==> flow/design.v <==
module JAM (
input CLK,
input RST,
output reg [2:0] W,
output reg [2:0] J,
input [6:0] Cost,
output [3:0] MatchCount,
output [9:0] MinCost,
output Valid );
parameter INIT  = 4'b0000;
parameter COMP  = 4'b0001;
parameter CHAN  = 4'b0010;
parameter FIND  = 4'b0011;
parameter EXCH  = 4'b0100;
parameter REV   = 4'b0101;
parameter GIVE  = 4'b0110;
parameter COUNT = 4'b0111;
parameter VALID = 4'b1000;
reg [3:0] curr_state;
reg [3:0] next_state;
parameter [0:3*128-1] mapTbl = {3'd7, 3'd6, 3'd5, 3'd6, 3'd4, 3'd6, 3'd5, 3'd6, 3'd3, 3'd6, 3'd5, 3'd6, 3'd4, 3'd6, 3'd5, 3'd6,
                            	3'd2, 3'd6, 3'd5, 3'd6, 3'd4, 3'd6, 3'd5, 3'd6, 3'd3, 3'd6, 3'd5, 3'd6, 3'd4, 3'd6, 3'd5, 3'd6,
                            	3'd1, 3'd6, 3'd5, 3'd6, 3'd4, 3'd6, 3'd5, 3'd6, 3'd3, 3'd6, 3'd5, 3'd6, 3'd4, 3'd6, 3'd5, 3'd6,
                	            3'd2, 3'd6, 3'd5, 3'd6, 3'd4, 3'd6, 3'd5, 3'd6, 3'd3, 3'd6, 3'd5, 3'd6, 3'd4, 3'd6, 3'd5, 3'd6,
                		  	    3'd0, 3'd6, 3'd5, 3'd6, 3'd4, 3'd6, 3'd5, 3'd6, 3'd3, 3'd6, 3'd5, 3'd6, 3'd4, 3'd6, 3'd5, 3'd6,
                			    3'd2, 3'd6, 3'd5, 3'd6, 3'd4, 3'd6, 3'd5, 3'd6, 3'd3, 3'd6, 3'd5, 3'd6, 3'd4, 3'd6, 3'd5, 3'd6,
                			    3'd1, 3'd6, 3'd5, 3'd6, 3'd4, 3'd6, 3'd5, 3'd6, 3'd3, 3'd6, 3'd5, 3'd6, 3'd4, 3'd6, 3'd5, 3'd6,
                				3'd2, 3'd6, 3'd5, 3'd6, 3'd4, 3'd6, 3'd5, 3'd6, 3'd3, 3'd6, 3'd5, 3'd6, 3'd4, 3'd6, 3'd5, 3'd6};
reg [0:6] compare;
reg [3:0] permutation [0:7];
reg [3:0] permutation_rot [0:7];
reg [3:0] permutation_ex [0:7];
reg [1:0] FIND_count;
wire [2:0] rot;
wire done;
reg [3:0] matchcount;
reg [9:0] mincost;
always@(posedge CLK) begin
	if(RST) curr_state <= INIT;
	else    curr_state <= next_state; 
end 
always@(*)begin
	case (curr_state)
	INIT  : next_state = COMP;
	COMP  : next_state = CHAN;  
	CHAN  : next_state = FIND;  
	FIND  : if(FIND_count==2) next_state = EXCH;  
	        else next_state = FIND;
	EXCH  : next_state = REV;  
	REV   : next_state = GIVE;  
	GIVE  : next_state = COUNT;
	COUNT : if(done) next_state = VALID;
			else next_state = COMP;
	VALID : next_state =  INIT;
	default : next_state = INIT;
	endcase
end
reg [3:0] count;
reg [9:0] cost;
reg start;
always@(posedge CLK) begin
	if(RST) start <= 0;
	else if(~RST) start <= 1;
	else start <= start;
end 
always@(posedge CLK) begin
	if(RST) begin
		W <= 0;
		J <= 0;
		count <= 1;
	end
	else begin
		W <= count >= 8 ? 0 : count;
		J <= permutation[count >= 8 ? 0 : count];
		if(count == 10) begin
			count <= 2;
			W <= 1;
			J <= permutation[1];
		end
		else begin
			count <= count + 1;
		end
	end
end
always@(posedge CLK) begin
	if(curr_state==INIT) begin
		mincost <= 10'd1023;
		matchcount <= 0;
		cost <= 0;
	end
	else if(start)begin
		cost <= cost + Cost;
		if(count == 10) begin
			if(cost < mincost)begin
				mincost <= cost;
				matchcount <= 1;
			end
			else if(cost == mincost)begin
				matchcount <= matchcount + 1;
			end
			cost <= 0;
		end
	end
end
assign MatchCount = matchcount;
assign MinCost = mincost;
always@(posedge CLK)begin
	if(curr_state == COMP) begin
		compare[6] <= permutation[6] < permutation[7];
		compare[5] <= permutation[5] < permutation[6];
		compare[4] <= permutation[4] < permutation[5];
		compare[3] <= permutation[3] < permutation[4];
		compare[2] <= permutation[2] < permutation[3];
		compare[1] <= permutation[1] < permutation[2];
		compare[0] <= permutation[0] < permutation[1];
	end
end
assign rot = mapTbl[compare*3+:3];
always @(posedge CLK) begin
	if(curr_state == CHAN) begin
  		permutation_rot[0] <= 0<=rot || (0>rot && permutation[0]<permutation[rot]) ? 8 : permutation[0];
  		permutation_rot[1] <= 1<=rot || (1>rot && permutation[1]<permutation[rot]) ? 8 : permutation[1];
  		permutation_rot[2] <= 2<=rot || (2>rot && permutation[2]<permutation[rot]) ? 8 : permutation[2];
  		permutation_rot[3] <= 3<=rot || (3>rot && permutation[3]<permutation[rot]) ? 8 : permutation[3];
  		permutation_rot[4] <= 4<=rot || (4>rot && permutation[4]<permutation[rot]) ? 8 : permutation[4];
  		permutation_rot[5] <= 5<=rot || (5>rot && permutation[5]<permutation[rot]) ? 8 : permutation[5];
  		permutation_rot[6] <= 6<=rot || (6>rot && permutation[6]<permutation[rot]) ? 8 : permutation[6];
  		permutation_rot[7] <= 7<=rot || (7>rot && permutation[7]<permutation[rot]) ? 8 : permutation[7];
  	end
end
reg [2:0] minIdx1;
reg [2:0] minIdx2;
reg [2:0] minIdx3;
reg [2:0] minIdx4;
reg [2:0] minIdx11;
reg [2:0] minIdx22;
reg [2:0] minIdx;
always@(posedge CLK)begin
	if(curr_state==INIT) begin
		FIND_count <= 0;
	end
	if(curr_state==FIND && FIND_count==0)begin
		minIdx4 <= permutation_rot[7] > permutation_rot[6] ? 6 : 7;
		minIdx3 <= permutation_rot[5] > permutation_rot[4] ? 4 : 5;
		minIdx2 <= permutation_rot[3] > permutation_rot[2] ? 2 : 3;
		minIdx1 <= permutation_rot[1] > permutation_rot[0] ? 0 : 1;
		FIND_count <= 1;
	end
	else if(curr_state==FIND && FIND_count==1)begin
		minIdx22 <= permutation_rot[minIdx4] > permutation_rot[minIdx3] ? minIdx3 : minIdx4;
		minIdx11 <= permutation_rot[minIdx2] > permutation_rot[minIdx1] ? minIdx1 : minIdx2;
		FIND_count <= 2;
	end
	else if(curr_state==FIND && FIND_count==2)begin
		minIdx <= permutation_rot[minIdx22] > permutation_rot[minIdx11] ? minIdx11 : minIdx22;
		FIND_count <= 0;
	end
	else begin
		FIND_count <= 0;
	end
end
always@(posedge CLK) begin
	if(curr_state==COMP) begin
		permutation_ex[0] <= permutation[0];
		permutation_ex[1] <= permutation[1];
		permutation_ex[2] <= permutation[2];
		permutation_ex[3] <= permutation[3];
		permutation_ex[4] <= permutation[4];
		permutation_ex[5] <= permutation[5];
		permutation_ex[6] <= permutation[6];
		permutation_ex[7] <= permutation[7];
	end
	else if(curr_state==EXCH) begin
		permutation_ex[rot] <= permutation[minIdx];
		permutation_ex[minIdx] <= permutation[rot];
	end
	else if(curr_state == REV)begin
		if(0>rot)
			permutation_ex[0] <= permutation_ex[7-(0-rot-1)];
		if(1>rot)
			permutation_ex[1] <= permutation_ex[7-(1-rot-1)];
		if(2>rot)
			permutation_ex[2] <= permutation_ex[7-(2-rot-1)];
		if(3>rot)
			permutation_ex[3] <= permutation_ex[7-(3-rot-1)];
		if(4>rot)
			permutation_ex[4] <= permutation_ex[7-(4-rot-1)];
		if(5>rot)
			permutation_ex[5] <= permutation_ex[7-(5-rot-1)];
		if(6>rot)
			permutation_ex[6] <= permutation_ex[7-(6-rot-1)];
		if(7>rot)
			permutation_ex[7] <= permutation_ex[7-(7-rot-1)];
	end
end
always@(posedge CLK)begin
	if(curr_state == INIT) begin
		permutation[0] <= 0;
		permutation[1] <= 1;
		permutation[2] <= 2;
		permutation[3] <= 3;
		permutation[4] <= 4;
		permutation[5] <= 5;
		permutation[6] <= 6;
		permutation[7] <= 7;
	end
	else if(curr_state == GIVE) begin
		permutation[0] <= permutation_ex[0];
		permutation[1] <= permutation_ex[1];
		permutation[2] <= permutation_ex[2];
		permutation[3] <= permutation_ex[3];
		permutation[4] <= permutation_ex[4];
		permutation[5] <= permutation_ex[5];
		permutation[6] <= permutation_ex[6];
		permutation[7] <= permutation_ex[7];
	end
end
assign done = compare==0;
assign Valid = (curr_state == VALID);
endmodule
* From RTL to reports: JAM
Module JAM before and after one edit of its RTL, step after step.
Lines under "unedited" count in the file above, lines under "edited" in the edited file.
"difference": "edited" minus "unedited" as printed here. "rel. change": 100 x difference / "unedited".
Library cell names are shortened.
Not given: --
- Design top :: JAM
- Clock input :: CLK
- Standard-cell library :: sky130hd
- Timing corner :: tt_025C_1v80

* Edit of the RTL
Unified diff, file above to edited file.
This change comes from a script, not from a designer. The edited design behaves differently; no optimisation was intended.
#+begin_src diff
@@ -153,5 +153,5 @@
 	end
 	else if(curr_state==FIND && FIND_count==2)begin
-		minIdx <= permutation_rot[minIdx22] > permutation_rot[minIdx11] ? minIdx11 : minIdx22;
+		minIdx <= minIdx22;
 		FIND_count <= 0;
 	end
#+end_src

* Word level
Source: Yosys, flattened and elaborated. Widths are those after wreduce. Registers that Yosys merges into a memory's read port (data or address) are not register bits. Print and check cells do not count. Equal cells are merged and count once.
Yosys's memory passes give these memory sizes; they may raise the number of words (mostly to a power of two), join words into wider ones and drop unused or constant bits.
** Cells by class
- magnitude comparators :: unedited 40, edited 36, difference -4, rel. change -10.00%
- multiplexer cells :: unedited 128, edited 110, difference -18, rel. change -14.06%
- equal/unequal tests :: unedited 75, edited 47, difference -28, rel. change -37.33%
- shift-type cells :: unedited 1, edited 1, difference 0, rel. change 0.00%
- reductions and logical operators :: unedited 37, edited 33, difference -4, rel. change -10.81%
- bitwise operators :: unedited 5, edited 5, difference 0, rel. change 0.00%
- multiply operators :: unedited 1, edited 1, difference 0, rel. change 0.00%
- $add $sub $neg :: unedited 28, edited 28, difference 0, rel. change 0.00%
** Operators with widths
- 3-bit == test with constant B :: unedited 36, edited 20, difference -16, rel. change -44.44%
- 4-bit 2-to-1 mux :: unedited 65, edited 55, difference -10, rel. change -15.38%
- 3-bit by 2-bit == test with 1-bit output with constant B :: unedited 18, edited 10, difference -8, rel. change -44.44%
- 3-bit by 1-bit == test with 1-bit output with constant B :: unedited 9, edited 5, difference -4, rel. change -44.44%
- 3-bit logical NOT :: unedited 9, edited 5, difference -4, rel. change -44.44%
- 4-bit case mux with 8-bit select :: unedited 9, edited 5, difference -4, rel. change -44.44%
- 4-bit > comparator :: unedited 7, edited 3, difference -4, rel. change -57.14%
- 1-bit 2-to-1 mux :: unedited 40, edited 38, difference -2, rel. change -5.00%
- 3-bit 2-to-1 mux :: unedited 10, edited 8, difference -2, rel. change -20.00%
- 4-bit < comparator :: unedited 15, edited 15, difference 0, rel. change 0.00%
- 1-bit logical AND :: unedited 11, edited 11, difference 0, rel. change 0.00%
- 1-bit by 3-bit subtractor with 3-bit output with constant A :: unedited 10, edited 10, difference 0, rel. change 0.00%
- 1-bit logical OR :: unedited 8, edited 8, difference 0, rel. change 0.00%
- 3-bit by 2-bit subtractor with 3-bit output with constant B :: unedited 8, edited 8, difference 0, rel. change 0.00%
- 4-bit by 3-bit == test with 1-bit output with constant B :: unedited 4, edited 4, difference 0, rel. change 0.00%
- 3-bit > comparator with constant A :: unedited 4, edited 4, difference 0, rel. change 0.00%
- 3-bit less-or-equal comparator with constant A :: unedited 4, edited 4, difference 0, rel. change 0.00%
- 3-bit subtractor with constant A :: unedited 4, edited 4, difference 0, rel. change 0.00%
- 1-bit bitwise OR :: unedited 3, edited 3, difference 0, rel. change 0.00%
- 3-bit AND reduction :: unedited 3, edited 3, difference 0, rel. change 0.00%
- 4-bit by 1-bit adder with 4-bit output with constant B :: unedited 2, edited 2, difference 0, rel. change 0.00%
- 4-bit by 2-bit == test with 1-bit output with constant B :: unedited 2, edited 2, difference 0, rel. change 0.00%
- 4-bit == test with constant B :: unedited 2, edited 2, difference 0, rel. change 0.00%
- 1-bit by 3-bit > comparator with 1-bit output with constant A :: unedited 2, edited 2, difference 0, rel. change 0.00%
- 2-bit by 3-bit > comparator with 1-bit output with constant A :: unedited 2, edited 2, difference 0, rel. change 0.00%
- 1-bit by 3-bit less-or-equal comparator with 1-bit output with constant A :: unedited 2, edited 2, difference 0, rel. change 0.00%
- 2-bit by 3-bit less-or-equal comparator with 1-bit output with constant A :: unedited 2, edited 2, difference 0, rel. change 0.00%
- 2-bit 2-to-1 mux :: unedited 2, edited 2, difference 0, rel. change 0.00%
The list need not be complete.
** Storage and ports
- output and inout bits :: unedited 21, edited 21, difference 0, rel. change 0.00%
- RAM bits :: unedited 32, edited 32, difference 0, rel. change 0.00%
- cells after elaboration :: unedited 349, edited 292, difference -57, rel. change -16.33%
- flip-flop bits (word level) :: unedited 101, edited 92, difference -9, rel. change -8.91%
- memory cells :: unedited 1, edited 1, difference 0, rel. change 0.00%

* Logic depth
Yosys ltp: most cells in a row. Word level: on the elaborated netlist, between registers, memories and ports. Mapped: between sequential cells and ports; inverters and the memories' decode and read muxes count.
** Depth
- depth in word-level cells :: unedited 9, edited 9, difference 0, rel. change 0.00%
- ABC_AREA :: unedited 0, edited 0
- gate-level depth with buffers :: unedited 33, edited 33, difference 0, rel. change 0.00%

* Synthesis result
The flow's flattened synthesis, as Yosys stat reports it; memories are mapped. The netlist is that of the ABC_AREA named above (0 if unset); the other value can give another one.
** Synthesis totals
- cells in the netlist :: unedited 1575, edited 1412, difference -163, rel. change -10.35%
- buffers :: unedited 94, edited 96, difference +2, rel. change +2.13%
- mapped flip-flops :: unedited 161, edited 140, difference -21, rel. change -13.04%
- chip area (Yosys) (um2) :: unedited 13949.6, edited 12072.8, difference -1876.8, rel. change -13.45%
** Cell types
- ha_1 :: unedited 121, edited 93, difference -28, rel. change -23.14%
- nand2_1 :: unedited 127, edited 105, difference -22, rel. change -17.32%
- edfxtp_1 :: unedited 82, edited 61, difference -21, rel. change -25.61%
- mux2i_1 :: unedited 63, edited 80, difference +17, rel. change +26.98%
- nor2_1 :: unedited 109, edited 94, difference -15, rel. change -13.76%
- inv_1 :: unedited 98, edited 87, difference -11, rel. change -11.22%
- o21ai_0 :: unedited 75, edited 64, difference -11, rel. change -14.67%
- o211ai_1 :: unedited 30, edited 41, difference +11, rel. change +36.67%
- a211oi_1 :: unedited 22, edited 33, difference +11, rel. change +50.00%
- mux4_2 :: unedited 22, edited 11, difference -11, rel. change -50.00%
- nand3_1 :: unedited 48, edited 38, difference -10, rel. change -20.83%
- nand2b_1 :: unedited 43, edited 33, difference -10, rel. change -23.26%
- nor2b_1 :: unedited 31, edited 21, difference -10, rel. change -32.26%
- a21o_1 :: unedited 20, edited 29, difference +9, rel. change +45.00%
- nand4_1 :: unedited 16, edited 7, difference -9, rel. change -56.25%
- a31oi_1 :: unedited 12, edited 21, difference +9, rel. change +75.00%
- a221oi_1 :: unedited 17, edited 9, difference -8, rel. change -47.06%
- o2111ai_1 :: unedited 12, edited 4, difference -8, rel. change -66.67%
The list need not be complete.

* Timing after synthesis
Source: OpenSTA report_checks on the synthesized netlist (no wires, ideal clock, input and output delay 20% of the period each), path of least setup slack; recovery checks are left aside. Register names are those of the netlist, which keeps one name where synthesis merged equal registers.
** Timing post-synthesis
- path type :: unedited flip-flop to flip-flop, edited flip-flop to flip-flop
- start point :: unedited register compare[6], edited register compare[6]
- end point :: unedited register permutation_rot[7][1], edited register permutation_rot[6][0]
- delay of the path (ps) :: unedited 6792, edited 7057, difference +265, rel. change +3.90%
- stages on the path :: unedited 31, edited 31, difference 0, rel. change 0.00%
- path slack (ps) :: unedited -592, edited -856, difference -264
- arrival time (ps) :: unedited 6524, edited 6802, difference +278, rel. change +4.26%
- buffers on the path :: unedited 6, edited 7, difference +1, rel. change +16.67%
- clock period (ps) :: unedited 6200, edited 6200, difference 0, rel. change 0.00%
- synthesis period reached (ps) :: unedited 6792, edited 7056, difference +264, rel. change +3.89%
"delay of the path" = arrival - input delay + setup time.
"stages on the path" counts driving pins, that of a launching flip-flop among them; a cell with two outputs on the path counts twice.
"synthesis period reached" is the clock period less the worst setup slack; recovery checks do not enter. This is arithmetic on one report: input and output delays are still those of the set period (20% each).
The rows between start and end are the longest chain of elaborated cells between them; the timing report does not say that the signal goes this way. Where chains are equally long, one stands for them.
A line is the first line of the expression or statement that the cell stems from. Yosys adds cells for indexed reads and writes and turns some case tables into memories.
On the way, post-synthesis, unedited:
- Cell sequence :: edfxtp_1 > clkinv_1 > ha_1 > fa_1 > buf_2 > xnor2_2 > nor2_1 > o311a_1 > a2111oi_2 > nor3_1 > o21a_1 > a211o_1 > or3_1 > buf_6 > clkinv_4 > clkbuf_1 > ha_1 > clkbuf_1 > nor2_1 > o221ai_2 > or2_0 > buf_6 > a31o_1 > buf_2 > ha_1 > a21o_1 > a21oi_1 > nor2_1 > or2_2 > a311oi_1 > nor3_1
- Length of the longest elaborated chain :: 9
** RTL lines, path post-synthesis, unedited
- start, declared :: RTL line 29 : reg [0:6] compare;
- start, assigned :: RTL line 109 : compare[6] <= permutation[6] < permutation[7];
- 7-bit by 2-bit multiplier with 9-bit output :: RTL line 118 : assign rot = mapTbl[compare*3+:3];
- 9-bit by 9-bit subtractor with 10-bit output
- 384-bit by 10-bit variable part select with 3-bit output :: RTL line 118
- 3-bit == test :: RTL line 128 : permutation_rot[7] <= 7<=rot || (7>rot && permutation[7]<permutation[rot]) ? 8 : permutation[7];
- 4-bit case mux with 8-bit select :: RTL line 128
- 4-bit 2-to-1 mux :: RTL line 120 : if(curr_state == CHAN) begin
- 4-bit < comparator :: RTL line 128
- 1-bit logical AND :: RTL line 128
- 1-bit logical OR :: RTL line 128
- end, assigned :: RTL line 128
- end, declared :: RTL line 31 : reg [3:0] permutation_rot [0:7];
On the way, post-synthesis, edited:
- Cell sequence :: edfxtp_1 > clkbuf_1 > clkinv_1 > clkbuf_1 > ha_1 > fa_1 > buf_2 > nand2b_1 > or4_1 > and3_1 > a22o_1 > a211oi_1 > a31oi_1 > mux2i_1 > o221a_2 > buf_2 > nand2_2 > inv_1 > buf_2 > ha_1 > clkbuf_1 > o31ai_4 > and2_1 > buf_6 > o41ai_4 > ha_1 > a21o_1 > a21o_1 > a31oi_1 > a221oi_1 > and2_1
- Length of the longest elaborated chain :: 9
** RTL lines, path post-synthesis, edited
- start, declared :: RTL line 29 : reg [0:6] compare;
- start, assigned :: RTL line 109 : compare[6] <= permutation[6] < permutation[7];
- 7-bit by 2-bit multiplier with 9-bit output :: RTL line 118 : assign rot = mapTbl[compare*3+:3];
- 9-bit by 9-bit subtractor with 10-bit output
- 384-bit by 10-bit variable part select with 3-bit output :: RTL line 118
- 3-bit == test :: RTL line 127 : permutation_rot[6] <= 6<=rot || (6>rot && permutation[6]<permutation[rot]) ? 8 : permutation[6];
- 4-bit case mux with 8-bit select :: RTL line 127
- 4-bit 2-to-1 mux :: RTL line 120 : if(curr_state == CHAN) begin
- 4-bit < comparator :: RTL line 127
- 1-bit logical AND :: RTL line 127
- 1-bit logical OR :: RTL line 127
- end, assigned :: RTL line 127
- end, declared :: RTL line 31 : reg [3:0] permutation_rot [0:7];

* Path in the finished layout
From the final timing report of the runs of pair 1: the path of least setup slack in the routed layout; clock arrival at registers is part of the times.
The path's times are printed in steps of 10 ps; the period is the one set.
** Timing after layout
- path type :: unedited flip-flop to flip-flop, edited flip-flop to flip-flop
- start point :: unedited register compare[4], edited register compare[6]
- end point :: unedited register permutation_rot[7][2], edited register permutation_rot[6][0]
- path slack (ps) :: unedited 100, edited 160, difference +60
- buffers on the path :: unedited 3, edited 6, difference +3, rel. change +100.00%
- clock period (ps) :: unedited 6200, edited 6200, difference 0, rel. change 0.00%
- stages on the path :: unedited 27, edited 30, difference +3, rel. change +11.11%
- arrival time (ps) :: unedited 6280, edited 6240, difference -40, rel. change -0.64%
The rows between start and end are the longest chain of elaborated cells between them; the timing report does not say that the signal goes this way. Where chains are equally long, one stands for them.
On the way, after layout, unedited:
- Cell sequence :: edfxtp_1 > ha_4 > inv_1 > ha_1 > and2b_2 > o22a_4 > xnor2_2 > buf_4 > or3_1 > a41o_1 > and2_1 > a32oi_2 > nand3_2 > buf_4 > inv_2 > ha_1 > inv_1 > o221ai_2 > or2_1 > buf_4 > mux2i_4 > ha_4 > a21oi_1 > nor2_1 > or2_2 > a311oi_2 > nor3_1
- Length of the longest elaborated chain :: 9
** RTL lines, path after layout, unedited
- start, declared :: RTL line 29 : reg [0:6] compare;
- start, assigned :: RTL line 111 : compare[4] <= permutation[4] < permutation[5];
- 7-bit by 2-bit multiplier with 9-bit output :: RTL line 118 : assign rot = mapTbl[compare*3+:3];
- 9-bit by 9-bit subtractor with 10-bit output
- 384-bit by 10-bit variable part select with 3-bit output :: RTL line 118
- 3-bit == test :: RTL line 128 : permutation_rot[7] <= 7<=rot || (7>rot && permutation[7]<permutation[rot]) ? 8 : permutation[7];
- 4-bit case mux with 8-bit select :: RTL line 128
- 4-bit 2-to-1 mux :: RTL line 120 : if(curr_state == CHAN) begin
- 4-bit < comparator :: RTL line 128
- 1-bit logical AND :: RTL line 128
- 1-bit logical OR :: RTL line 128
- end, assigned :: RTL line 128
- end, declared :: RTL line 31 : reg [3:0] permutation_rot [0:7];
On the way, after layout, edited:
- Cell sequence :: edfxtp_1 > clkinv_4 > ha_4 > fa_2 > buf_4 > xnor2_4 > buf_6 > nor2_2 > buf_4 > o211ai_1 > a211oi_1 > buf_4 > a211oi_2 > a211oi_2 > o211ai_1 > inv_2 > buf_12 > ha_2 > a22oi_2 > mux2i_1 > nand2_1 > o211ai_1 > o41ai_4 > buf_4 > ha_1 > a21o_1 > a21o_1 > a31oi_2 > a221oi_2 > and2_1
- Length of the longest elaborated chain :: 9
** RTL lines, path after layout, edited
- start, declared :: RTL line 29 : reg [0:6] compare;
- start, assigned :: RTL line 109 : compare[6] <= permutation[6] < permutation[7];
- 7-bit by 2-bit multiplier with 9-bit output :: RTL line 118 : assign rot = mapTbl[compare*3+:3];
- 9-bit by 9-bit subtractor with 10-bit output
- 384-bit by 10-bit variable part select with 3-bit output :: RTL line 118
- 3-bit == test :: RTL line 127 : permutation_rot[6] <= 6<=rot || (6>rot && permutation[6]<permutation[rot]) ? 8 : permutation[6];
- 4-bit case mux with 8-bit select :: RTL line 127
- 4-bit 2-to-1 mux :: RTL line 120 : if(curr_state == CHAN) begin
- 4-bit < comparator :: RTL line 127
- 1-bit logical AND :: RTL line 127
- 1-bit logical OR :: RTL line 127
- end, assigned :: RTL line 127
- end, declared :: RTL line 31 : reg [3:0] permutation_rot [0:7];

* Measured runs
Runs of the flow (Yosys, OpenROAD) on both versions; the two runs of a pair have the same settings. The constraints put input and output delay at 20% of the set period each and load the outputs with 0.01 pF.
Flow settings, pair 1:
- period_ns :: 6.2
- CAP_MARGIN :: 20
- CORE_MARGIN :: 2
- CORE_UTILIZATION :: 40
- SLEW_MARGIN :: 20
** Final reports, pair 1
- lowest hold slack (ps) :: unedited 474, edited 429, difference -45
- standard-cell area after layout (um2) :: unedited 16363.2, edited 14406.3, difference -1956.9, rel. change -11.96%
- final setup TNS (ps) :: unedited 0, edited 0, difference 0
- setup slack of the worst path (ps) :: unedited 103, edited 162, difference +59
- chip area in the Yosys report (um2) :: unedited 13949.6, edited 12072.8, difference -1876.8, rel. change -13.45%
- die size (um2) :: unedited 36383.7, edited 31588.0, difference -4795.7, rel. change -13.18%
- achieved period (ps) :: unedited 6097, edited 6038, difference -59, rel. change -0.97%
- power consumption (mW) :: unedited 2.570, edited 2.318, difference -0.252, rel. change -9.81%
- final design utilization (%) :: unedited 47.5, edited 48.5, difference +1.0
Flow settings, pair 2:
- CAP_MARGIN :: 15
- CORE_UTILIZATION :: 68
- CTS_CLUSTER_DIAMETER :: 330
- GPL_TIMING_DRIVEN :: 1
- PLACE_DENSITY_LB_ADDON :: 0.2
- TNS_END_PERCENT :: 25
- period_ns :: 6.2
- CORE_MARGIN :: 2
- SLEW_MARGIN :: 20
** Final reports, pair 2
- lowest hold slack (ps) :: unedited 465, edited 427, difference -38
- standard-cell area after layout (um2) :: unedited 15936.5, edited 14044.7, difference -1891.8, rel. change -11.87%
- final setup TNS (ps) :: unedited 0, edited 0, difference 0
- setup slack of the worst path (ps) :: unedited 62, edited 93, difference +31
- chip area in the Yosys report (um2) :: unedited 13949.6, edited 12072.8, difference -1876.8, rel. change -13.45%
- die size (um2) :: unedited 21675.2, edited 18836.2, difference -2839.0, rel. change -13.10%
- achieved period (ps) :: unedited 6138, edited 6107, difference -31, rel. change -0.51%
- power consumption (mW) :: unedited 2.550, edited 2.286, difference -0.264, rel. change -10.35%
- final design utilization (%) :: unedited 79.0, edited 80.9, difference +1.9
"achieved period" is the run's clock period less its worst setup slack. It is reckoned from that one timing run; input and output delays stay at 20% of the period that was set.
"power consumption": no workload was simulated; the value follows from the tool's default switching activity.
